==> flow/design.v <==
module CORDIC_tanInv_sqrt(
    output [15:0] X0,   
    output [15:0] Y0,   
    output [15:0] Z0,   
    input  [15:0] Xin,
    input  [15:0] Yin,
    input  [15:0] Zin,   
    input  clk
);
    wire signed [15:0] x_reg [15:0];
    wire signed [15:0] y_reg [15:0];
    wire signed [15:0] z_reg [15:0];
    wire [15:0] x_reg_sh [15:0];
    wire [15:0] y_reg_sh [15:0];
    wire [15:0] sum_x [15:0];
    wire [15:0] sum_y [15:0];
    wire [15:0] sum_z [15:0];
    wire [15:0] y_co;
    wire [15:0] alpha[15:0];
    assign alpha[0]  = 16'h1921;
    assign alpha[1]  = 16'h0ed6;
    assign alpha[2]  = 16'h07d6;
    assign alpha[3]  = 16'h03fa;
    assign alpha[4]  = 16'h01ff;
    assign alpha[5]  = 16'h00ff;
    assign alpha[6]  = 16'h007f;
    assign alpha[7]  = 16'h003f;
    assign alpha[8]  = 16'h001f;
    assign alpha[9]  = 16'h000f;
    assign alpha[10] = 16'h0007;
    assign alpha[11] = 16'h0003;
    assign alpha[12] = 16'h0001;
    assign alpha[13] = 16'h0001;
    assign alpha[14] = 16'h0001;
    assign alpha[15] = 16'h0000;
    Register rx0(x_reg[0], Xin, clk);
    Register ry0(y_reg[0], Yin, clk);
    Register rz0(z_reg[0], Zin, clk);
    assign x_reg_sh[0] = x_reg[0] >>> 0;
    assign y_reg_sh[0] = y_reg[0] >>> 0;
    not n0(y_co[0], y_reg[0][15]);   
    adder_sub ax0(sum_x[0], , x_reg[0], y_reg_sh[0], y_reg[0][15]);
    adder_sub ay0(sum_y[0], , y_reg[0], x_reg_sh[0], y_co[0]);
    adder_sub az0(sum_z[0], , z_reg[0], alpha[0], y_reg[0][15]);
    genvar i;
    generate
        for (i=1; i<16; i=i+1) begin : vectoring_stages
            Register rx(x_reg[i], sum_x[i-1], clk);
            Register ry(y_reg[i], sum_y[i-1], clk);
            Register rz(z_reg[i], sum_z[i-1], clk);
            assign x_reg_sh[i] = x_reg[i] >>> i;
            assign y_reg_sh[i] = y_reg[i] >>> i;
            not yn(y_co[i], y_reg[i][15]);
            adder_sub ax(sum_x[i], , x_reg[i], y_reg_sh[i], y_reg[i][15]);
            adder_sub ay(sum_y[i], , y_reg[i], x_reg_sh[i], y_co[i]);
            adder_sub az(sum_z[i], , z_reg[i], alpha[i], y_reg[i][15]);
        end
    endgenerate
    Register rx16(X0, sum_x[15], clk);
    Register ry16(Y0, sum_y[15], clk);
    Register rz16(Z0, sum_z[15], clk);
endmodule
module adder_sub(
    output signed [15:0] sum,
    output               carry,     
    input  signed [15:0] in1,
    input  signed [15:0] in2,
    input                cin        
);
    assign carry = 0;   
    assign sum = cin ? (in1 - in2) : (in1 + in2);
endmodule
module Register(
    output reg [15:0] q,
    input      [15:0] d,
    input             clk
);
    always @(posedge clk) begin
        q <= d;
    end
endmodule
== Step by step through the tools: CORDIC_tanInv_sqrt ==
The steps from the RTL of CORDIC_tanInv_sqrt to its reports follow in flow order.
Lines are those of the file above, counted from 1.
Operators: Yosys type, input widths -> output width; for muxes data width and select width s.
Library cell names are shortened.
The mark - stands for no value.
Set-up
  design top: CORDIC_tanInv_sqrt
  clock input: clk
  library: sky130hd
  library corner: tt_025C_1v80

== Word level ==
Source: Yosys, flattened and elaborated. Widths are those after wreduce; folded enables and synchronous resets count as part of the registers. Registers that Yosys merges into a memory's read port (data or address) are not register bits. Print and check cells do not count. Equal cells are merged and count once.
Cells by class
  add/subtract/negate cells: 93
  multiplexer cells: 47
Operators with widths (count)
  $mux 16: 47
  $add 16x2->16 const B: 3
  $sub 16x2->16 const B: 3
  $add 16x1->16: 2
  $sub 16x1->16: 2
  $add 16x10->16: 2
  $sub 16x10->16: 2
  $add 16x11->16: 2
  $sub 16x11->16: 2
  $add 16x12->16: 2
  $sub 16x12->16: 2
  $add 16x13->16: 2
  $sub 16x13->16: 2
  $add 16x14->16: 2
  $sub 16x14->16: 2
  $add 16x15->16: 2
  $sub 16x15->16: 2
  $sub 16x16->16: 2
  $add 16x2->16: 2
  $sub 16x2->16: 2
  $add 16x3->16: 2
  $sub 16x3->16: 2
  $add 16x4->16: 2
  $sub 16x4->16: 2
  $add 16x5->16: 2
  $sub 16x5->16: 2
  $add 16x6->16: 2
  $sub 16x6->16: 2
Not listed: further kinds 31, cells in them 37.
Word-level totals
  flip-flop bits (word level): 816
  bits of input ports: 49
  output and inout bits: 48
  cells after elaboration: 191

== Logic depth ==
Longest topological path by Yosys (ltp), each cell counted once; first at word level (registers and memories cut), then after technology mapping (sequential cells cut; the memories' decode and read muxes count).
Logic depth
  depth after elaboration: 2
  ABC_AREA: 0
  mapped depth: 16
  mapped depth without buffers: 16

== Mapped cells and area ==
Source: synth_stat.txt of the flow (Yosys; design flattened, memories mapped). It holds for the ABC_AREA given above (unset counts as 0); a run with the other value may have another netlist.
Cells by type (count)
  dfxtp_1: 815
  ha_1: 775
  xnor2_1: 527
  a21oi_1: 589
  xor2_1: 246
  a21o_1: 226
  nor2_1: 437
  o21ai_0: 301
  inv_1: 330
  nand2_1: 271
  fa_1: 48
  o21a_1: 121
  nand2b_1: 102
  nor3_1: 108
  nor2b_1: 75
  o21bai_1: 59
  nand3_1: 78
  a31oi_1: 57
Not listed: further types 62, cells in them 631.
Mapped netlist
  standard cells after synthesis: 5796
  mapped area: 52223.8 µm²
  sequential part of the area: 16315.6 µm²
  mapped flip-flops: 815
By module: a second synthesis without flattening, with its own total; a netlist apart from the flattened one above.
Unflattened totals
  cells (unflattened synthesis): 7458
  area (unflattened synthesis): 64449.3 µm²
Each row is one instance without its submodules.
Modules
  adder_sub: instances 48, cells 138, area 1001.0 µm²
  Register: instances 51, cells 16, area 320.3 µm²
  CORDIC_tanInv_sqrt: instances 1, cells 18, area 67.6 µm²

== Timing after synthesis ==
OpenSTA on the mapped netlist: ideal clock, no wires. The path of least setup slack (recovery checks aside). Input and output delay are each 20% of the period. Register names are those of the netlist, which keeps one name where synthesis merged equal registers.
Timing post-synthesis
  path type: reg-to-reg
  start: register vectoring_stages[14].ry.q[15]
  end: register vectoring_stages[15].ry.q[12]
  period: 7.0 ns
  library setup time: 0.072 ns
  launch time at the first pin: 0.000 ns
  arrival time: 3.515 ns
  required time: 6.928 ns
  slack: 3.413 ns
  delay of the path: 3.587 ns
  driving pins on the path: 12
  period reached after synthesis: 3.587 ns
"delay of the path" = arrival - input delay + setup time.
"driving pins on the path" counts driving pins, that of a launching flip-flop among them; a cell with two outputs on the path counts twice.
"period reached after synthesis" = period - worst setup slack (recovery checks aside). The figure is calculated, with input and output delays left at 20% of the set period.
The rows between start and end are the longest chain of elaborated cells between them; the timing report does not say that the signal goes this way. Where chains are equally long, one stands for them.
Each line given opens the expression or statement behind the cell; cells for indexed reads and writes are added by Yosys, which also makes memories of some case tables.
Between the ends, post-synthesis
  path through: dfxtp_1 inv_1 o21ai_0 ha_1 a21o_1 a21oi_1 o21bai_1 o311ai_0 a21boi_0 o21a_1 nor2_1 xnor2_1
  cells in the longest elaborated chain: 1
  elaborated cells on any way between the ends: 1
  source lines of those cells: 1
Ends and longest elaborated chain, post-synthesis
  from (decl): line 74  | output reg [15:0] q,
  from (assign): line 79  | q <= d;
  $mux 16: line 71  | assign sum = cin ? (in1 - in2) : (in1 + in2);
  to (assign): line 79
  to (decl): line 74

== Path in the finished layout ==
Path of least setup slack in the final report of stored run 1 (OpenROAD, finished layout, wires in). Where an end is a register, its clock arrival counts in the times.
Timing after layout
  path type: reg-to-reg
  start: register vectoring_stages[11].ry.q[15]
  end: register vectoring_stages[12].ry.q[15]
  period: 7.0 ns
  library setup time: 0.12 ns
  launch time at the first pin: 0.67 ns
  arrival time: 4.21 ns
  required time: 7.54 ns
  slack: 3.33 ns
  driving pins on the path: 14
The rows between start and end are the longest chain of elaborated cells between them; the timing report does not say that the signal goes this way. Where chains are equally long, one stands for them.
Between the ends, after layout
  path through: dfxtp_1 buf_4 clkinv_1 nor2_1 a21oi_1 ha_1 a21oi_1 o21ai_0 and3_1 a221o_1 a21oi_1 o21ai_1 a2111oi_0 nor3_1
  cells in the longest elaborated chain: 2
  elaborated cells on any way between the ends: 3
  source lines of those cells: 1
Ends and longest elaborated chain, after layout
  from (decl): line 74  | output reg [15:0] q,
  from (assign): line 79  | q <= d;
  $sub 16x5->16: line 71  | assign sum = cin ? (in1 - in2) : (in1 + in2);
  $mux 16: line 71
  to (assign): line 79
  to (decl): line 74

Subject: flow runs of CORDIC_tanInv_sqrt

Hi,

Module CORDIC_tanInv_sqrt, platform sky130hd: 3 stored runs of the flow (Yosys, OpenROAD) with differing settings, in no particular order. Input and output delays are each 20% of the period that was set; the output load is 0.01 pF.
"achieved clock period (ns)" means the clock period less the worst setup slack. The figure is calculated, with input and output delays left at 20% of the set period.

Flow files of stored run 1
==> flow/run.sh <==
#!/bin/bash
# the make line also repeats the synthesis and layout settings of config.mk as NAME=value (left out here)
make -C /OpenROAD-flow-scripts/flow DESIGN_CONFIG=/design/flow/config.mk WORK_HOME=/design/flow/orfs CLKGATE_MAP_FILE= finish
==> flow/config.mk <==
export PLATFORM = sky130hd
export DESIGN_NAME = CORDIC_tanInv_sqrt
export DESIGN_NICKNAME = CORDIC_tanInv_sqrt
export VERILOG_FILES = /design/flow/design.v
export SDC_FILE = /design/flow/constraint.sdc
export NUM_CORES = 4
export LEC_CHECK = 0
export CAP_MARGIN = 20
export CORE_MARGIN = 2
export CORE_UTILIZATION = 45
export SLEW_MARGIN = 20
==> flow/constraint.sdc <==
create_clock -name core_clock -period 7.0 [get_ports {clk}]
set_input_delay 1.4000 -clock core_clock [delete_from_list [all_inputs] [get_ports {clk}]]
set_output_delay 1.4000 -clock core_clock [all_outputs]
set_load 0.01 [all_outputs]

report of stored run 1
yosys chip area after synthesis (um^2): 52223.8
finish__design__die__area: 118794.0
finish__design__instance__area__stdcell: 58128.2
finish__design__instance__utilization: 0.5070
finish__timing__setup__ws: 3.335
finish__timing__setup__tns: 0.000
finish__timing__hold__ws: 0.319
achieved clock period (ns): 3.665

Flow files of stored run 2
==> flow/run.sh <==
#!/bin/bash
# the make line also repeats the synthesis and layout settings of config.mk as NAME=value (left out here)
make -C /OpenROAD-flow-scripts/flow DESIGN_CONFIG=/design/flow/config.mk WORK_HOME=/design/flow/orfs CLKGATE_MAP_FILE= finish
==> flow/config.mk <==
export PLATFORM = sky130hd
export DESIGN_NAME = CORDIC_tanInv_sqrt
export DESIGN_NICKNAME = CORDIC_tanInv_sqrt
export VERILOG_FILES = /design/flow/design.v
export SDC_FILE = /design/flow/constraint.sdc
export NUM_CORES = 4
export LEC_CHECK = 0
export CAP_MARGIN = 20
export CELL_PAD_IN_SITES_GLOBAL_PLACEMENT = 0
export CORE_MARGIN = 2
export CORE_UTILIZATION = 40
export GPL_ROUTABILITY_DRIVEN = 1
export GPL_TIMING_DRIVEN = 1
export MIN_ROUTING_LAYER = met1
export SETUP_SLACK_MARGIN = 0.8
export SLEW_MARGIN = 15
export TNS_END_PERCENT = 30
==> flow/constraint.sdc <==
create_clock -name core_clock -period 5.49 [get_ports {clk}]
set_input_delay 1.0980 -clock core_clock [delete_from_list [all_inputs] [get_ports {clk}]]
set_output_delay 1.0980 -clock core_clock [all_outputs]
set_load 0.01 [all_outputs]

report of stored run 2
yosys chip area after synthesis (um^2): 52223.8
finish__design__die__area: 133466.0
finish__design__instance__area__stdcell: 58376.0
finish__design__instance__utilization: 0.4508
finish__timing__setup__ws: 1.684
finish__timing__setup__tns: 0.000
finish__timing__hold__ws: 0.325
achieved clock period (ns): 3.806

Flow files of stored run 3
==> flow/run.sh <==
#!/bin/bash
# the make line also repeats the synthesis and layout settings of config.mk as NAME=value (left out here)
make -C /OpenROAD-flow-scripts/flow DESIGN_CONFIG=/design/flow/config.mk WORK_HOME=/design/flow/orfs CLKGATE_MAP_FILE= finish
==> flow/config.mk <==
export PLATFORM = sky130hd
export DESIGN_NAME = CORDIC_tanInv_sqrt
export DESIGN_NICKNAME = CORDIC_tanInv_sqrt
export VERILOG_FILES = /design/flow/design.v
export SDC_FILE = /design/flow/constraint.sdc
export NUM_CORES = 4
export LEC_CHECK = 0
export CAP_MARGIN = 20
export CELL_PAD_IN_SITES_GLOBAL_PLACEMENT = 0
export CORE_MARGIN = 2
export CORE_UTILIZATION = 45
export GPL_ROUTABILITY_DRIVEN = 0
export GPL_TIMING_DRIVEN = 1
export MIN_ROUTING_LAYER = met1
export SETUP_SLACK_MARGIN = 0.8
export SLEW_MARGIN = 20
export TNS_END_PERCENT = 30
==> flow/constraint.sdc <==
create_clock -name core_clock -period 5.49 [get_ports {clk}]
set_input_delay 1.0980 -clock core_clock [delete_from_list [all_inputs] [get_ports {clk}]]
set_output_delay 1.0980 -clock core_clock [all_outputs]
set_load 0.01 [all_outputs]

report of stored run 3
yosys chip area after synthesis (um^2): 52223.8
finish__design__die__area: 118794.0
finish__design__instance__area__stdcell: 58212.1
finish__design__instance__utilization: 0.5077
finish__timing__setup__ws: 1.774
finish__timing__setup__tns: 0.000
finish__timing__hold__ws: 0.325
achieved clock period (ns): 3.716

Regards
